==> flow/design.v <==
`timescale 1ns / 1ps
module change(
input clk,
input [9:0] n,
output reg[7:0]s1,
output reg[7:0]s2,
output reg[7:0]s3
    );
parameter zero = 8'b11000000;  
parameter one = 8'b11111001;   
parameter two = 8'b10100100;   
parameter three = 8'b10110000; 
parameter four = 8'b10011001;  
parameter five = 8'b10010010;  
parameter six = 8'b10000010;   
parameter seven = 8'b11111000; 
parameter eight = 8'b10000000; 
parameter nine = 8'b10010000;  
always@(posedge clk)begin
    case(n/100)
         0: s1<=zero;
         1: s1<=one;
         2: s1<=two;
         3: s1<=three;
         4: s1<=four;
         5: s1<=five;
         6: s1<=six;
         7: s1<=seven;
         8: s1<=eight;
         9: s1<=nine;
    endcase
    case((n-(n/100)*100)/10)
         0: s2<=zero;
         1: s2<=one;
         2: s2<=two;
         3: s2<=three;
         4: s2<=four;
         5: s2<=five;
         6: s2<=six;
         7: s2<=seven;
         8: s2<=eight;
         9: s2<=nine;
    endcase
    case(n-(n/100)*100-((n-(n/100)*100)/10)*10)
         0: s3<=zero;
         1: s3<=one;
         2: s3<=two;
         3: s3<=three;
         4: s3<=four;
         5: s3<=five;
         6: s3<=six;
         7: s3<=seven;
         8: s3<=eight;
         9: s3<=nine;
        endcase
end
endmodule
`timescale 1ns / 1ps
module turn(
input clk,rst,sw,
input [0:0]next,
input [3:0]n,  
output [9:0] num, 
output reg signed [31:0] n1,
output reg signed [31:0] n2,
output reg signed [31:0] n3,
output reg[7:0] show1,
output reg[7:0]show2,
output reg[7:0]show3
    );
reg [2:0]state,next_state;
parameter zero = 8'b11000000;  
parameter one = 8'b11111001;   
parameter two = 8'b10100100;   
parameter three = 8'b10110000; 
parameter four = 8'b10011001;  
parameter five = 8'b10010010;  
parameter six = 8'b10000010;   
parameter seven = 8'b11111000; 
parameter eight = 8'b10000000; 
parameter nine = 8'b10010000;  
parameter none=8'b11110111;
parameter start=3'b000;
parameter bai=3'b000;
parameter shi=3'b010;
parameter ge=3'b011;
reg [0:0]o;
reg flag1;
reg flag2;
reg e;
always@(posedge clk)
 if(n==12)e<=1'b1;
 else e<=1'b0;
wire [0:0]flag_out;
assign flag_out = (!flag2) && flag1;
always@(posedge clk)begin
	if(rst==1)begin
		flag1 <= 1'b0;
		flag2 <= 1'b0;
	end
	else begin
		flag1 <= e;
		flag2 <= flag1 ;
	end
end
always@(posedge clk)
    if(rst)begin   
        state<=bai;
    end
    else
    if(flag_out&&sw)
              state<=next_state;
always@(posedge clk)
    if(rst) next_state<=bai;
    else
    if(sw)
    case(state)
        bai:
            next_state<=shi;
        shi:
            next_state<=ge;
        ge:
            next_state<=bai;
    endcase
assign
 num=100*n1+10*n2+n3;
always@(posedge clk)
        if(rst)
        begin 
                n1<=0;
                n2<=0;
                n3<=0;
        end
        else if(sw)begin
        case(state)
                    bai:if(n<=9)n1<=n;
                    shi:if(n<=9)n2<=n;
                    ge:if(n<=9)n3<=n;
                endcase
        end       
always@(posedge clk)
    if(rst)
    begin    
        show1<=none;
        show2<=none;
        show3<=none;
    end
    else if(sw)
    begin
        case(n1)
            0: show1<=zero;
            1: show1<=one;
            2: show1<=two;
            3: show1<=three;
            4: show1<=four;
            5: show1<=five;
            6: show1<=six;
            7: show1<=seven;
            8: show1<=eight;
            9: show1<=nine;
        endcase
        case(n2)
            0: show2<=zero;
            1: show2<=one;
            2: show2<=two;
            3: show2<=three;
            4: show2<=four;
            5: show2<=five;
            6: show2<=six;
            7: show2<=seven;
            8: show2<=eight;
            9: show2<=nine;
        endcase
        case(n3)
            0: show3<=zero;
            1: show3<=one;
            2: show3<=two;
            3: show3<=three;
            4: show3<=four;
            5: show3<=five;
            6: show3<=six;
            7: show3<=seven;
            8: show3<=eight;
            9: show3<=nine;
               endcase
    end  
endmodule
`timescale 1ns / 1ps
module manager(
input clk,rst,rstk,sw,
input [0:0]next,
input [3:0]n,
input [2:0]mode,
input [9:0]moneyget,
input [9:0]timeget,
input swm,
input [0:0]nextt,
output reg[9:0]initial_money,
output reg [9:0]per_money,
output reg[9:0]num_of_park,
output reg[9:0]initial_vipmoney,
output reg [9:0]averagetime,
output reg[63:0]show
    );  
    reg nextti;
integer sumofcar;
reg [9:0]totaltime; 
reg [9:0]totalmoney;  
parameter set=3'b000;   
parameter ok=3'b001; 
parameter fail=3'b010;
parameter simoney=3'b011; 
parameter spmoney=3'b100; 
parameter snopark=3'b101;
parameter svmoney=3'b110;
parameter satime=3'b111;
parameter set_initial_money=3'b001;  
parameter set_per_money=3'b010;  
parameter set_initial_vipmoney=3'b011;  
parameter empty_park=3'b100;  
parameter set_park=3'b101;  
parameter show_money=3'b110;   
parameter zero = 8'b11000000;  
parameter one = 8'b11111001;   
parameter two = 8'b10100100;   
parameter three = 8'b10110000;
parameter four = 8'b10011001;  
parameter five = 8'b10010010;  
parameter six = 8'b10000010;   
parameter seven = 8'b11111000; 
parameter eight = 8'b10000000; 
parameter nine = 8'b10010000;  
parameter _A = 8'b10001000;    
parameter _B = 8'b10000011;    
parameter _C = 8'b11000110;    
parameter _D = 8'b10100001;    
parameter _E = 8'b10000110;    
parameter _F = 8'b10001110;    
parameter _G = 8'b11000010;    
parameter _H = 8'b10001001;    
parameter _I = 8'b11110000;    
parameter _J = 8'b11110001;    
parameter _K = 8'b10001010;    
parameter _L = 8'b11000111;    
parameter _M = 8'b11001000;    
parameter _N = 8'b10101011;    
parameter _O = 8'b10100011;    
parameter _P = 8'b10001100;    
parameter _Q = 8'b10011000;    
parameter _R = 8'b11001110;    
parameter _S = 8'b10110110;    
parameter _T = 8'b10000111;    
parameter _U = 8'b11000001;    
parameter _V = 8'b11100011;   
parameter _W = 8'b10000001;    
parameter _X = 8'b10011011;    
parameter _Y = 8'b10010001;    
parameter _Z = 8'b10100101;    
reg swt;
wire [9:0]num;
wire [3:0]n1t;
wire [3:0]n2t;
wire [3:0]n3t;
wire [7:0]show1t;
wire [7:0]show2t;
wire [7:0]show3t;
reg [2:0]state;
reg [2:0]next_state;
wire[7:0]im1;
wire[7:0]im2;
wire[7:0]im3;
wire[7:0]pm1;
wire[7:0]pm2;
wire[7:0]pm3;
wire[7:0]vim1;
wire[7:0]vim2;
wire[7:0]vim3;
wire[7:0]np1;
wire[7:0]np2;
wire[7:0]np3;
wire[7:0]at1;
wire[7:0]at2;
wire[7:0]at3;
turn t(.clk(clk),.rst(rstk),.sw(swt),.next(nextt),.n(n),.num(num),.n1(n1t),.n2(n2t),.n3(n3t),.show1(show1t),.show2(show2t),.show3(show3t));
change im(.clk(clk),.n(initial_money),.s1(im1),.s2(im2),.s3(im3));
change pm(.clk(clk),.n(per_money),.s1(pm1),.s2(pm2),.s3(pm3));
change vim(.clk(clk),.n(initial_vipmoney),.s1(vim1),.s2(vim2),.s3(vim3));
change np(.clk(clk),.n(num_of_park),.s1(np1),.s2(np2),.s3(np3));
change at(.clk(clk),.n(averagetime),.s1(at1),.s2(at2),.s3(at3));
reg e;
reg flag1;
reg flag2;
wire [0:0]flag_out;
always@(posedge clk)
 if(n==10)e<=1'b1;
 else e<=1'b0;
assign flag_out = (!flag2) && flag1;
always@(posedge clk)begin
	if(rst==1)begin
		flag1 <= 1'b0;
		flag2 <= 1'b0;
	end
	else begin
		flag1 <= e;
		flag2 <= flag1 ;
	end
end
reg flag11;
reg flag22;
wire [0:0]flag_out1;
assign flag_out1 = (!flag22) && flag11;
always@(posedge clk)begin
	if(rst==1)begin
		flag11 <= 1'b0;
		flag22 <= 1'b0;
	end
	else begin
		flag11 <= next;
		flag22 <= flag11 ;
	end
end
always@(posedge clk)    
      if(rst)
         begin
       if(mode==show_money)
            begin
               state<=simoney;
            end
            else begin 
              state<=set;
            end
       end
      else begin
         if(flag_out)begin
            state<=next_state;          
         end
      end
always@(posedge clk)
  if(rst)begin
  initial_money<=9;
          per_money<=5;        
          initial_vipmoney<=8;
          swt<=1'b1;
          num_of_park<=8;
          show<={8'b11111111,_M,_A,_N,_A,_G,_E,_R};    
end
  else 
  if(sw)begin    if(state==ok||state==fail)begin case(state)
   ok:
                                               show<={8'b11111111,_S,_U,_C,_C,_E,_S,_S};
                                           fail:
                                               show<={24'b11111111_11111111_11111111,_E,_R,_R,_O,_R};
                                               endcase
  end
  else if(sw)
                     case(mode)
                         set_initial_money:begin
                             show<={one,32'b11111111_11111111_11111111_11111111,show1t,show2t,show3t};
                             if(next&&num<20)
                             initial_money<=num;
                         end
                         set_per_money:begin
                             show<={two,32'b11111111_11111111_11111111_11111111,show1t,show2t,show3t}; 
                             if(next&&num<20)
                             per_money<=num;
                         end  
                         set_initial_vipmoney:begin
                             show<={three,32'b11111111_11111111_11111111_11111111,show1t,show2t,show3t}; 
                             if(next&&num<20)
                             initial_vipmoney<=num;
                         end
                         empty_park:
                             show<={four,16'b11111111_11111111,_E,_M,_P,_T,_Y}; 
                         set_park:begin
                             show<={five,32'b11111111_11111111_11111111_11111111,show1t,show2t,show3t};
                             if(next&&num<20)
                             num_of_park<=num;
                             end
                         show_money:
                               case(state)
                                          simoney:
                                              show<={one,one,one,16'b11111111_11111111,im1,im2,im3};
                                          spmoney:
                                              show<={two,two,two,16'b11111111_11111111,pm1,pm2,pm3}; 
                                          snopark:
                                              show<={three,three,three,16'b11111111_11111111,np1,np2,np3};
                                          svmoney:
                                              show<={four,four,four,16'b11111111_11111111,vim1,vim2,vim3};
                                          satime: 
                                              show<={seven,seven,seven,16'b11111111_11111111,at1,at2,at3};
                                          default:
                                          show<={one,one,one,16'b11111111_11111111,im1,im2,im3};
                                              endcase
                     endcase    
end
always@(posedge clk)      
    if(rst) next_state<=set;
    else
    begin
                   if(state==ok||state==fail)begin
                   next_state<=set;
                   end
                   else
                        case(mode)
                            set_initial_money:
                             if(num<20)
                                   next_state<=ok;
                                   else  next_state<=fail;
                            set_per_money:
                          if(num<20)
                                   next_state<=ok;
                              else  next_state<=fail;
                            set_initial_vipmoney:
                              if(num<20)
                                   next_state<=ok;
                                   else  next_state<=fail;
                            set_park:
                              if(num<20)
                                   next_state<=ok;
                                 else  next_state<=fail;
                            empty_park:
                                 next_state<=ok;
                            show_money:
                            case(state)
                            simoney:
                                 next_state<=spmoney;
                            spmoney:
                                 next_state<=snopark;
                            snopark:
                                 next_state<=svmoney;
                            svmoney:
                                 next_state<=satime;
                            default:
                                 next_state<= simoney;
                             endcase
                        endcase
                    end
always@(posedge clk)
  if(rst)begin
      totaltime<=0;
      totalmoney<=0;
      sumofcar<=0;
      averagetime<=0;
  end
  else if(swm)begin
      totaltime<=totaltime+timeget;
      totalmoney<=totalmoney+moneyget;
      sumofcar<=sumofcar+1;
      averagetime<=(sumofcar==0) ? 10'd0 : totaltime/sumofcar;
  end
endmodule
# == Reports on manager ==
# The steps from the RTL of manager to its reports follow in flow order.
# Line numbers count from 1 in the design file above.
# Operators carry their Yosys type and port widths (W data, S select, Z words).
# Library cell names are shortened.
# Not given: n/a
# inputs
top,manager
clk_port,clk
lib,sky130hd
lib_corner,tt_025C_1v80

# == After elaboration ==
# Counts by Yosys on the flattened word-level netlist (proc, flatten, opt, wreduce; memories kept). Register bits leave out memories and registers merged into their read ports (data or address). Print and check cells are left out. Cells with the same type and inputs are merged into one.
# bits
reg_bits,330
latchBits,0
ram_bits,0
rom_bits,0
clocked_rd_ports_x_width,0
n_memories,0
input_bits,34
output_inout_bits,114
word_cells,349
# op_classes
addsub,14
mul,12
div_mod_pow,11
compare,2
eq_ne,180
shifts,0
muxes,32
bitwise,1
n_reduce_logical,58
# op_table
op,n
$eq A32 B3 Y1 const B,60
$pmux W8 S10,18
$div A10 B7 Y32 const B,5
$eq A32 B2 Y1 const B,30
$eq A32 B4 Y1 const B,30
$mul A32 B5 Y30 const B,5
$div A32 B4 Y32 const B,5
$logic_not A32 Y1,19
$eq A32 B1 Y1 const B,15
$mul A32 B3 Y31 const B,5
$pmux W64 S6,1
$div A10 B32 Y32,1
$pmux W63 S4,1
$reduce_bool A10 Y1,18
$sub A10 B32 Y32,5
$sub A32 B32 Y32,5
$pmux W64 S2,1
$mux W64,1
$eq A4 B3 Y1 const B,12
$add A32 B2 Y32 const B,1
$eq A4 B4 Y1 const B,8
$mul A5 B4 Y8 const A,1
$eq A4 B2 Y1 const B,6
$eq A3 B3 Y1 const B,7
$mul A3 B4 Y7 const A,1
$add A10 B10 Y10,2
$eq A3 B2 Y1 const B,6
$pmux W3 S3,2
# Other operator kinds: 25; their cells: 39.

# == Longest topological paths ==
# Depth = most cells in a row (Yosys ltp): at word level without a register or memory, in the mapped netlist without a sequential cell, where the memories' decode and read muxes count.
# depth
ltp_word,8
ABC_AREA,1
ltp_mapped,529
depth_no_buf,510

# == After synthesis ==
# Source: synth_stat.txt of the flow (Yosys; design flattened, memories mapped). It holds for the ABC_AREA given above (unset counts as 0); a run with the other value may have another netlist.
# Totals and module areas in this step are rounded.
# types
cell,n,type_area_um2
ha_1,1136,1.42E+04
nand2_1,2463,9.25E+03
inv_1,1435,5.39E+03
a21oi_1,977,4889.69
dfxtp_1,185,3.7E+03
xor2_1,399,3.49E+03
edfxtp_1,108,3243.11
nand3_1,644,3.22E+03
o21ai_0,560,2.8E+03
xnor2_1,280,2.45E+03
nor2_1,642,2.41E+03
nand4_1,126,788.256
nand2_4,67,754.474
nand2_2,120,750.72
nor3_1,136,680.653
or2_2,106,663.136
o21bai_1,80,600.576
fa_1,21,420.403
# Not listed: further types 71, cells in them 918.
# mapped
cells,10403
yosys_area_um2,66220
seq_area_um2,6947
ff_cells,293
buffers,161

# == Worst setup path after synthesis ==
# Path of least setup slack by OpenSTA after synthesis, without wires, with an ideal clock, recovery checks aside; 20% of the period is set as input and as output delay. Where synthesis merged equal registers, the netlist keeps one of their names.
# synth_path
kind,reg-to-reg
start,reg sumofcar[7]
end,reg averagetime[0]
tclk_ns,120.0
setup_ns,0.070
launch_ns,0.000
arrival_ns,65.742
required_ns,119.930
slack_ns,54.188
path_delay_ns,65.812
driving_pins,494
path_buffers,36
synth_period_reached_ns,65.812
# "path_delay_ns" = arrival - input delay + setup time.
# "driving_pins" counts driving pins, that of a launching flip-flop among them; a cell with two outputs on the path counts twice.
# "synth_period_reached_ns" is the clock period less the worst setup slack; recovery checks do not enter. This is arithmetic on one report: input and output delays are still those of the set period (20% each).
# Between the ends stands the longest chain of elaborated cells between them, by number of cells; it is not shown to be the way that was timed. Of several equally long chains one is given.
# Each line given opens the expression or statement behind the cell; cells for indexed reads and writes are added by Yosys, which also makes memories of some case tables.
# synth_via
cell_sequence,dfxtp_1 clkinv_1 nand2_1 nor2_1 nand2_1 nor2_1 nand2_1 nand2_1 nand2_1 inv_1 ha_1 inv_1 nor4_1 nand4_1 nand2_1 mux2i_1 ha_1 nand2_1 [458 not listed] a21oi_1 clkinv_1 clkbuf_1 nand2_1 o21ai_0 ha_1 nand2_1 o21ai_0 a21oi_1 o21bai_1 a21o_1 a21oi_1 o221a_2 o221ai_1 nand4_1 a2111oi_0 o21ai_0 a21oi_1
elab_chain_cells,2
cone_cells,3
lines_between,1
cone_classes,div: 1; mux: 1; reduce/logical: 1
# synth_lines
element,line,source
from (decl),206,integer sumofcar;
from (assign),442,sumofcar<=0;
from (assign),448,sumofcar<=sumofcar+1;
$div A10 B32 Y32,449,averagetime<=(sumofcar==0) ? 10'd0 : totaltime/sumofcar;
$mux W10,449,
to (assign),443,averagetime<=0;
to (assign),449,
to (decl),202,"output reg [9:0]averagetime,"

# == Worst path after layout ==
# From the final timing report of record 1: the path of least setup slack in the routed layout; clock arrival at registers is part of the times.
# layout_path
kind,reg-to-reg
start,reg sumofcar[18]
end,reg averagetime[0]
tclk_ns,57.1
setup_ns,0.08
launch_ns,0.67
arrival_ns,61.52
required_ns,57.67
slack_ns,-3.85
driving_pins,489
path_buffers,44
# Between the ends stands the longest chain of elaborated cells between them, by number of cells; it is not shown to be the way that was timed. Of several equally long chains one is given.
# layout_via
cell_sequence,dfxtp_1 buf_4 nor2_1 nand2_1 nor2_2 nand2_4 nor2_4 nand2_2 nand2_2 nand2_2 inv_2 ha_4 inv_4 nor4_4 nand4_1 a21oi_2 ha_1 nand2_2 [453 not listed] clkinv_4 nand2_1 o21ai_1 ha_1 buf_4 a21oi_1 o21ai_2 a21oi_1 o21bai_1 a21o_1 a21oi_2 o221a_2 o221ai_2 nand4_1 a2111oi_2 buf_4 o21ai_1 a21oi_1
elab_chain_cells,2
cone_cells,3
lines_between,1
cone_classes,div: 1; mux: 1; reduce/logical: 1
# layout_lines
element,line,source
from (decl),206,integer sumofcar;
from (assign),442,sumofcar<=0;
from (assign),448,sumofcar<=sumofcar+1;
$div A10 B32 Y32,449,averagetime<=(sumofcar==0) ? 10'd0 : totaltime/sumofcar;
$mux W10,449,
to (assign),443,averagetime<=0;
to (assign),449,
to (decl),202,"output reg [9:0]averagetime,"

# Module manager, platform sky130hd: 4 stored runs of the flow (Yosys, OpenROAD) with differing settings, in no particular order. Input and output delays are each 20% of the period that was set; the output load is 0.01 pF.
# The measured numbers are rounded.
# A setting shown as . is not set for that run.
setting or result,record 1,record 2,record 3,record 4
ABC_AREA,1,.,.,1
CAP_MARGIN,5,20,20,0
CELL_PAD_IN_SITES_GLOBAL_PLACEMENT,0,.,.,1
CORE_MARGIN,8,2,2,7
CORE_UTILIZATION,19,40,40,19
CTS_CLUSTER_DIAMETER,129,.,.,129
GPL_ROUTABILITY_DRIVEN,0,.,.,1
GPL_TIMING_DRIVEN,1,.,.,0
MAX_ROUTING_LAYER,met4,.,.,met4
MIN_ROUTING_LAYER,met1,.,.,met1
PLACE_DENSITY_LB_ADDON,0.02,.,.,0.21
SETUP_SLACK_MARGIN,2.35,5.0,.,2.35
SLEW_MARGIN,20,20,20,20
period_ns,57.1,95.2,148.0,57.1
CELL_PAD_IN_SITES_DETAIL_PLACEMENT,.,.,.,2
HOLD_SLACK_MARGIN,.,.,.,0.25
synthesis_area_um2,66220,68430,68430,66220
die_um2,367700,174400,174400,365200
finalCellArea_um2,100700,73900,73440,87710
timing.setup.ws_ns,-3.850,11.43,55.16,-7.848
total_negative_slack_ns,-6.280,0.000,0.000,-16.11
hold_worst_slack_ns,0.401,0.436,0.439,0.416
